==> flow/design.v <==
module and4(in1, in2, out);
	input [3:0] in1, in2;
	output[3:0] out;
	and a1(out[0], in1[0], in2[0]);
	and a2(out[1], in1[1], in2[1]);
	and a3(out[2], in1[2], in2[2]);
	and a4(out[3], in1[3], in2[3]);
endmodule
module and16(in1, in2, out);
	input [15:0] in1, in2;
	output[15:0] out;
	and4 a11(.in1(in1[3:0]), .in2(in2[3:0]), .out(out[3:0]));
	and4 a12(.in1(in1[7:4]), .in2(in2[7:4]), .out(out[7:4]));
	and4 a13(.in1(in1[11:8]), .in2(in2[11:8]), .out(out[11:8]));
	and4 a14(.in1(in1[15:12]), .in2(in2[15:12]), .out(out[15:12]));
endmodule
module or4(in1, in2, out);
	input [3:0] in1, in2;
	output[3:0] out;
	or a1(out[0], in1[0], in2[0]);
	or a2(out[1], in1[1], in2[1]);
	or a3(out[2], in1[2], in2[2]);
	or a4(out[3], in1[3], in2[3]);
endmodule
module or16(in1, in2, out);
	input [15:0] in1, in2;
	output[15:0] out;
	or4 a11(.in1(in1[3:0]), .in2(in2[3:0]), .out(out[3:0]));
	or4 a12(.in1(in1[7:4]), .in2(in2[7:4]), .out(out[7:4]));
	or4 a13(.in1(in1[11:8]), .in2(in2[11:8]), .out(out[11:8]));
	or4 a14(.in1(in1[15:12]), .in2(in2[15:12]), .out(out[15:12]));
endmodule
module complent(in, go, CK, reset, out, busy, fin);
	input  [15:0] in;
	input  go;
	input  CK, reset;
	output reg [15:0] out;
	output reg busy;
	output reg fin;
	reg [15:0] m;
	reg [15:0] o, mm, c;
	always@(posedge CK) begin
		if(reset) begin
			busy <= 1'b0;
			fin  <= 1'b0;
		end
		else begin
			fin <= 1'b0;
			if(busy == 1'b0) begin
				if(go) begin
					o  = 16'hffff ^ in;
					mm = 16'h0001;
					c  = o & mm;
					o  = o ^ mm;
					mm = c << 1;
					out  <= o;
					m    <= mm;
					busy <= 1'b1;
				end
			end
			else if(m == 16'h0000) begin
				busy <= 1'b0;
				fin  <= 1'b1;
			end
			else begin
				out <= out ^ m;
				m   <= (out & m) << 1;
			end
		end
	end
endmodule
module adder(in1, in2, go, CK, reset, out, busy, fin);
	input [15:0] in1, in2;
	input go;
	input CK, reset;
	output reg [15:0] out;
	output reg busy;
	output reg fin;
	reg [15:0] cc;
	reg [15:0] o, c, m;
	always@(posedge CK) begin
		if(reset) begin
			busy <= 1'b0;
			fin  <= 1'b0;
		end
		else begin
			fin <= 1'b0;
			if(busy == 1'b0) begin
				if(go) begin
					o = in1 ^ in2;
					c = in1 & in2;
					c = c << 1;
					if(c == 16'h0000) begin
						busy <= 1'b0;
						fin  <= 1'b1;
					end
					else begin
						m = o & c;
						o = o ^ c;
						c = m << 1;
						busy <= 1'b1;
					end
					out <= o;
					cc  <= c;
				end
			end
			else if(cc == 16'h0000) begin
				busy <= 1'b0;
				fin  <= 1'b1;
			end
			else begin
				out <= out ^ cc;
				cc  <= (out & cc) << 1;
			end
		end
	end
endmodule
module muler(in1, in2, go, CK, reset, out, busy, fin);
	input		[15:0] in1, in2;
	input		go;
	input  		CK, reset;
	output reg	[15:0] out;
	output reg  busy;
	output reg  fin;
	reg[15:0] m1, m2;
	reg[15:0] a1, a2, o;
	always @(posedge CK) begin
		if(reset) begin
			busy <= 1'b0;
			fin  <= 1'b0;
		end
		else begin
			fin <= 1'b0;
			if(busy == 1'b0 && go == 1'b0) begin
			end
			else begin
				if(busy == 1'b0) begin
					a1 = in1;
					a2 = in2;
					o  = 16'h0000;
				end
				else begin
					a1 = m1;
					a2 = m2;
					o  = out;
				end
				if(a2[0] == 1'b1)
					o = o + a1;
				a1 = a1 << 1;
				a2 = a2 >> 1;
				m1  <= a1;
				m2  <= a2;
				out <= o;
				if(a2 == 16'h0000) begin
					busy <= 1'b0;
					fin  <= 1'b1;
				end
				else
					busy <= 1'b1;
			end
		end
	end
endmodule
module diver(in1, in2, go, CK, reset, reminder, quotient, busy, fin);
	input [15:0] in1, in2;
	input go;
	input CK, reset;
	output reg [15:0] reminder, quotient;
	output reg busy;
	output reg fin;
	reg [31:0] m1, m2;
	reg [15:0] divisor;
	reg [4:0]  cnt;
	reg [31:0] t1, t2;
	reg [15:0] d;
	reg [4:0]  n;
	always @(posedge CK) begin
		if(reset) begin
			busy <= 1'b0;
			fin  <= 1'b0;
		end
		else begin
			fin <= 1'b0;
			if(busy == 1'b0 && go == 1'b0) begin
			end
			else begin
				if(busy == 1'b0) begin
					t1 = {16'h0000, in1};
					t2 = {in2, 16'h0000};
					d  = in2;
					n  = 5'b00000;
				end
				else begin
					t1 = m1;
					t2 = m2;
					d  = divisor;
					n  = cnt;
				end
				if(n < 5'b10001) begin
					if(t1[31:16] >= d)
						t1 = t1 - t2 + 1'b1;
					t1 = t1 << 1;
					n  = n + 1'b1;
					busy <= 1'b1;
				end
				else begin
					busy <= 1'b0;
					fin  <= 1'b1;
				end
				if(n == 5'b10000) begin
					if(t1[31:16] >= d)
						t1 = t1 - t2 + 1'b1;
					reminder <= t1[31:16];
					quotient <= t1[15:0];
				end
				m1      <= t1;
				m2      <= t2;
				divisor <= d;
				cnt     <= n;
			end
		end
	end
endmodule
module mux3to8(in, in1, in2, in3, in4, in5, in6, in7, select, out);
	input [15:0] in, in1, in2, in3, in4, in5, in6, in7;
	input [2:0]  select;
	output reg [15:0] out;
	always @(*) begin
		case(select)
			3'b000:out = in;
			3'b001:out = in1;
			3'b010:out = in2;
			3'b011:out = in3;
			3'b100:out = in4;
			3'b101:out = in5;
			3'b110:out = in6;
			3'b111:out = in7;
		endcase
	end
endmodule
module alu16(CK, reset, start, instruction, inputR1, inputR2, outputR, busy, done);
	input [15:0] inputR1, inputR2;
	input [2:0] instruction;
	input CK, reset, start;
	output[15:0] outputR;
	output busy;
	output done;
	reg  [2:0]  op;
	reg  [15:0] out5, out6;
	reg         finL;
	wire [3:0]  busyL;
	wire [3:0]  finU;
	wire        go;
	wire  [15:0] out, out1, out2, out3, out4, and_o, or_o;
	assign go = start & ~busy;
	adder add(
		.in1(inputR1),
		.in2(inputR2),
		.go(go & (instruction == 3'b000)),
		.CK(CK),
		.reset(reset),
		.out(out),
		.busy(busyL[0]),
		.fin(finU[0])
	);
	complent com(
		.in(inputR1),
		.go(go & (instruction == 3'b001)),
		.CK(CK),
		.reset(reset),
		.out(out1),
		.busy(busyL[1]),
		.fin(finU[1])
	);
	muler mul(
		.in1(inputR1),
		.in2(inputR2),
		.go(go & (instruction == 3'b010)),
		.CK(CK),
		.reset(reset),
		.out(out2),
		.busy(busyL[2]),
		.fin(finU[2])
	);
	diver div(
		.in1(inputR1),
		.in2(inputR2),
		.go(go & ((instruction == 3'b011) | (instruction == 3'b100))),
		.CK(CK),
		.reset(reset),
		.reminder(out3),
		.quotient(out4),
		.busy(busyL[3]),
		.fin(finU[3])
	);
	and16 and1(inputR1, inputR2, and_o);
	or16 or1(inputR1, inputR2, or_o);
	mux3to8 outp(
		.in(out),
		.in1(out1),
		.in2(out2),
		.in3(out3),
		.in4(out4),
		.in5(out5),
		.in6(out6),
		.in7(16'h0000),
		.select(op),
		.out(outputR)
	);
	always @(posedge CK) begin
		if(reset) begin
			finL <= 1'b0;
		end
		else begin
			finL <= go & ((instruction == 3'b101) | (instruction == 3'b110) | (instruction == 3'b111));
			if(go) begin
				op   <= instruction;
				out5 <= and_o;
				out6 <= or_o;
			end
		end
	end
	assign busy = busyL[0] | busyL[1] | busyL[2] | busyL[3];
	assign done = finL | finU[0] | finU[1] | finU[2] | finU[3];
endmodule
## Step by step through the tools: alu16

Tool output for the design above, in the order of the flow.
Line numbers count from 1 in the design file above.
Library cell names are shortened.
The mark -- stands for no value.

| design | value |
|---|---|
| design top | alu16 |
| clock port | CK |
| library | sky130hd |
| library corner | tt_025C_1v80 |

## After elaboration

Yosys after proc, flatten, opt, wreduce and memory -nomap, before mapping. Memory bits, and registers merged into a memory's read port (data or address), are not among the register bits. Print and check cells are not counted. Equal cells are merged and count once.

| storage and ports | value |
|---|---|
| flip-flop bits (word level) | 271 |
| output and inout bits | 18 |
| cells after elaboration | 199 |

| operators by class | value |
|---|---|
| add/sub/neg operators | 6 |
| order comparisons | 3 |
| equal/unequal tests | 17 |
| multiplexer cells | 62 |
| bitwise operators | 67 |
| reductions and logical operators | 19 |

Operators by type and width:

| operator | count |
|---|---|
| 16-bit 2-to-1 mux | 27 |
| 32-bit 2-to-1 mux | 11 |
| 16-bit case mux with 8-bit select | 1 |
| 16-bit bitwise XOR | 4 |
| 16-bit zero test | 4 |
| 15-bit AND | 4 |
| 16-bit >= comparator | 2 |
| 32-bit by 1-bit adder with 32-bit output with constant B | 1 |
| 32-bit subtractor | 1 |
| 31-bit by 1-bit adder with 31-bit output with constant B | 1 |
| 31-bit subtractor | 1 |
| 31-bit 2-to-1 mux | 1 |
| 5-bit 2-to-1 mux | 6 |
| 1-bit OR | 26 |
| 3-bit == test with constant B | 8 |
| 1-bit AND | 22 |
| 16-bit adder | 1 |
| 16-bit NOT | 1 |
| 1-bit 2-to-1 mux | 16 |
| 3-bit by 2-bit == test with 1-bit output with constant B | 4 |
| 1-bit NOT | 10 |
| 3-bit AND reduction | 3 |
| 2-bit AND reduction | 3 |
| 2-bit OR reduction | 3 |
| 3-bit by 1-bit == test with 1-bit output with constant B | 2 |
| 3-bit zero test | 2 |
| 5-bit by 1-bit adder with 5-bit output with constant B | 1 |
| 5-bit less-than comparator with constant B | 1 |

Other operator kinds: 4; their cells: 7.

## Depth

Depth = most cells in a row (Yosys ltp): at word level without a register or memory, in the mapped netlist without a sequential cell, where the memories' decode and read muxes count.

| logic depth | value |
|---|---|
| depth in word-level cells | 20 |
| ABC_AREA | 0 |
| depth in mapped cells | 34 |
| mapped depth without buffers | 28 |

## After synthesis

Yosys stat after the flow's synthesis: flattened, memories mapped to cells. It holds for the ABC_AREA given above (unset counts as 0); a run with the other value may have another netlist.
Totals and module areas in this step are rounded.

| synthesis totals | value |
|---|---|
| mapped cells | 1895 |
| mapped area | 19000 um2 |
| sequential area | 7990 um2 |
| mapped flip-flops | 269 |
| buffer cells | 74 |

Cell types:

| cell type | count |
|---|---|
| edfxtp_1 | 260 |
| ha_1 | 239 |
| mux2i_1 | 76 |
| o21ai_0 | 151 |
| nand2_1 | 197 |
| a21oi_1 | 144 |
| inv_1 | 164 |
| nor2_1 | 123 |
| xnor2_1 | 41 |
| a21o_1 | 43 |
| mux4_2 | 14 |
| and2_1 | 50 |
| xor2_1 | 32 |
| mux2_2 | 21 |
| clkbuf_1 | 55 |
| dfxtp_1 | 9 |
| nor4_1 | 19 |
| o211ai_1 | 15 |

Other cell types: 60; their cells: 242.
By module: a second synthesis without flattening, with its own total; a netlist apart from the flattened one above.

| second synthesis, totals | value |
|---|---|
| cell total of the unflattened synthesis | 1951 |
| area total of the unflattened synthesis | 19900 um2 |

Each row is one instance without its submodules.

Modules:

| module | instances | cells | area (um2) | seq. area (um2) |
|---|---|---|---|---|
| diver | 1 | 1105 | 10500 | 3550 |
| muler | 1 | 254 | 2990 | 1420 |
| adder | 1 | 219 | 2400 | 971 |
| complent | 1 | 108 | 1500 | 971 |
| alu16 | 1 | 56 | 1220 | 1070 |
| mux3to8 | 1 | 177 | 1110 | 0.0 |
| and4 | 4 | 4 | 25.0 | 0.0 |
| or4 | 4 | 4 | 25.0 | 0.0 |
| and16 | 1 | 0 | 0.0 | 0.0 |
| or16 | 1 | 0 | 0.0 | 0.0 |

## Worst setup path after synthesis

Path of least setup slack by OpenSTA after synthesis, without wires, with an ideal clock, recovery checks aside; 20% of the period is set as input and as output delay. Where synthesis merged equal registers, the netlist keeps one of their names.

| timing path post-synthesis | value |
|---|---|
| kind | register to register |
| start point | reg div.busy |
| end point | reg div.reminder[15] |
| clock period | 7.5 ns |
| library setup time | 0.260 ns |
| data arrival time | 6.456 ns |
| setup slack | 0.785 ns |
| path delay | 6.716 ns |
| stages | 32 |
| path buffers | 7 |
| synthesis period reached | 6.715 ns |

"path delay" is the arrival time less input delay plus setup time.
"stages": output pins that drive a net of the path, with the launching flip-flop's if there is one; two outputs of one cell count as two.
"synthesis period reached" = period - worst setup slack (recovery checks aside). The figure is calculated, with input and output delays left at 20% of the set period.
Between the ends stands the longest chain of elaborated cells between them, by number of cells; it is not shown to be the way that was timed. Of several equally long chains one is given.
Each line given opens the expression or statement behind the cell; cells for indexed reads and writes are added by Yosys, which also makes memories of some case tables.
At most two assigning lines are given for a register; there are more.
The path ends at the data pin of a flip-flop with enable; ways to the enable are not counted.

| between the ends, post-synthesis | value |
|---|---|
| cells stage by stage | dfxtp_1 -> buf_2 -> buf_1 -> buf_1 -> clkbuf_1 -> clkbuf_1 -> a21oi_1 -> ha_1 -> and4_4 -> a221oi_2 -> o21ai_0 -> o311a_1 -> o31a_1 -> buf_2 -> clkbuf_1 -> nand2_1 -> o21ai_0 -> o21ai_0 -> inv_1 -> ha_1 -> inv_1 -> fa_1 -> nor2b_1 -> o21a_1 -> o211ai_1 -> a21oi_1 -> a21oi_1 -> a31o_2 -> o31a_1 -> xor2_1 -> nand2_1 -> xnor2_1 |
| length of the longest elaborated chain | 17 |
| elaborated cells on any way between the ends | 31 |

RTL lines, path post-synthesis:

| item | line | text |
|---|---|---|
| start: declaration | 169 | `output reg busy;` |
| start: assignment | 179 | `busy <= 1'b0;` |
| start: assignment | 204 | `busy <= 1'b1;` |
| 1-bit OR | 323 | `assign busy = busyL[0] \| busyL[1] \| busyL[2] \| busyL[3];` |
| 1-bit NOT | 255 | `assign go = start & ~busy;` |
| 1-bit AND | 255 |  |
| 1-bit AND | 288 | `.go(go & ((instruction == 3'b011) \| (instruction == 3'b100))),` |
| 1-bit NOT | 184 | `if(busy == 1'b0 && go == 1'b0) begin` |
| 1-bit logical AND | 184 |  |
| 32-bit 2-to-1 mux | 184 |  |
| (+3 left out) | -- |  |
| 31-bit 2-to-1 mux | 200 | `if(t1[31:16] >= d)` |
| 32-bit 2-to-1 mux | 199 | `if(n < 5'b10001) begin` |
| 32-bit 2-to-1 mux | 184 |  |
| 32-bit 2-to-1 mux | 178 | `if(reset) begin` |
| 32-bit subtractor | 212 | `t1 = t1 - t2 + 1'b1;` |
| 32-bit by 1-bit adder with 32-bit output | 212 |  |
| 32-bit 2-to-1 mux | 211 | `if(t1[31:16] >= d)` |
| end: assignment | 213 | `reminder <= t1[31:16];` |
| end: declaration | 168 | `output reg [15:0] reminder, quotient;` |

## Worst path after layout

From the final timing report of run A: the path of least setup slack in the routed layout; clock arrival at registers is part of the times.

| timing path after layout | value |
|---|---|
| kind | input to register |
| start point | in inputR2[1] |
| end point | reg div.reminder[8] |
| clock period | 11.1 ns |
| external input delay | 2.22 ns |
| library setup time | 0.29 ns |
| data arrival time | 10.03 ns |
| setup slack | 1.39 ns |
| stages | 26 |
| path buffers | 2 |

Between the ends stands the longest chain of elaborated cells between them, by number of cells; it is not shown to be the way that was timed. Of several equally long chains one is given.

| between the ends, after layout | value |
|---|---|
| cells stage by stage | clkdlybuf4s50_1 -> inv_1 -> nor2_1 -> a21oi_1 -> ha_1 -> a21oi_1 -> a21oi_1 -> o311a_1 -> o31a_2 -> buf_4 -> nand2_1 -> o21ai_0 -> o21ai_0 -> inv_1 -> ha_1 -> ha_1 -> a21o_1 -> nand4_1 -> a21boi_1 -> a221o_1 -> a2111oi_0 -> o21ai_0 -> a31oi_1 -> xor2_1 -> nand2b_1 -> o31ai_1 |
| length of the longest elaborated chain | 12 |
| elaborated cells on any way between the ends | 17 |
| source lines of those cells | 8 |

RTL lines, path after layout:

| item | line | text |
|---|---|---|
| start: declaration | 242 | `input [15:0] inputR1, inputR2;` |
| 32-bit 2-to-1 mux | 187 | `if(busy == 1'b0) begin` |
| 32-bit 2-to-1 mux | 184 | `if(busy == 1'b0 && go == 1'b0) begin` |
| 32-bit 2-to-1 mux | 178 | `if(reset) begin` |
| 31-bit subtractor | 201 | `t1 = t1 - t2 + 1'b1;` |
| 31-bit by 1-bit adder with 31-bit output | 201 |  |
| 31-bit 2-to-1 mux | 200 | `if(t1[31:16] >= d)` |
| 32-bit 2-to-1 mux | 199 | `if(n < 5'b10001) begin` |
| 32-bit 2-to-1 mux | 184 |  |
| 32-bit 2-to-1 mux | 178 |  |
| 32-bit subtractor | 212 | `t1 = t1 - t2 + 1'b1;` |
| 32-bit by 1-bit adder with 32-bit output | 212 |  |
| 32-bit 2-to-1 mux | 211 | `if(t1[31:16] >= d)` |
| end: assignment | 213 | `reminder <= t1[31:16];` |
| end: declaration | 168 | `output reg [15:0] reminder, quotient;` |

# Flow runs of alu16

Record of 5 stored runs of the RTL-to-layout flow on alu16, platform sky130hd. The runs are unordered. Constraints: input delay and output delay 20% of the set period each, output load 0.01 pF.
"achieved period": clock period set for the run, less the worst setup slack. It is reckoned from that one timing run; input and output delays stay at 20% of the period that was set.
"critical path time" = time allowed to the worst setup path (clock period - input delay - output delay, where it has them) - its slack; a late launch clock adds to it, a late capture clock takes from it.
"total power of the final layout": no workload was simulated; the value follows from the tool's default switching activity.
Measured values are rounded.
Among the settings, . means not set for that run.
Among the results, . means that no value is shown for the run.

| stored run | CELL_PAD_IN_SITES_DETAIL_PLACEMENT | CELL_PAD_IN_SITES_GLOBAL_PLACEMENT | CORE_MARGIN | CORE_UTILIZATION | CTS_CLUSTER_SIZE | GPL_ROUTABILITY_DRIVEN | HOLD_SLACK_MARGIN | MIN_ROUTING_LAYER | PLACE_DENSITY_LB_ADDON | SLEW_MARGIN | TNS_END_PERCENT | period_ns | CAP_MARGIN | ABC_AREA | CORE_ASPECT_RATIO | CTS_CLUSTER_DIAMETER | SETUP_SLACK_MARGIN | GPL_TIMING_DRIVEN | MAX_ROUTING_LAYER | area of the synthesized netlist (um2) | area inside the die boundary (um2) | standard-cell area after routing (um2) | post-layout utilization (%) | lowest setup slack (ns) | setup total negative slack (ns) | worst hold slack after layout (ns) | total power of the final layout (µW) | achieved period (ns) | critical path time (ns) | kind of the worst setup path |
|---|---|---|---|---|---|---|---|---|---|---|---|---|---|---|---|---|---|---|---|---|---|---|---|---|---|---|---|---|---|---|
| run A | 0 | 1 | 5 | 58 | 56 | 0 | 0.26 | met2 | 0.19 | 5 | 40 | 11.1 | 20 | . | . | . | . | . | . | 19000 | 36500 | 21200 | 65.3 | 1.39 | 0.000 | 0.572 | 3070 | 9.710 | 7.49 | input to register |
| run B | 2 | . | 2 | 33 | 77 | . | . | . | 0.19 | 25 | 15 | 6.55 | 20 | 0 | 1.82 | 270 | 1.72 | . | . | 19000 | 59700 | 25900 | 45.4 | -0.195 | -0.871 | 0.673 | 5160 | 6.745 | 5.44 | input to register |
| run C | 0 | . | 2 | 65 | 14 | 1 | . | . | 0.26 | 35 | . | 4.44 | 40 | 1 | 0.51 | 66 | . | 0 | met4 | . | . | . | . | . | . | . | . | . | . | . |
| run D | 0 | 1 | 5 | 58 | 46 | 0 | 0.16 | met1 | 0.19 | 35 | 40 | 5.17 | 20 | 1 | 1.55 | . | 1.36 | 0 | met4 | 20300 | 38900 | 27000 | 77.9 | -0.314 | -3.86 | 0.563 | 8750 | 5.484 | 4.45 | input to register |
| run E | 2 | 1 | 7 | 58 | 46 | 0 | 0.16 | met1 | 0.11 | 35 | 40 | 7.7 | 20 | 1 | 1.55 | 289 | 1.36 | 0 | met4 | . | . | . | . | . | . | . | . | . | . | . |

Run C: not finished: routing ended with error GRT-0232
Run E: not finished: placement ended with error DPL-0033
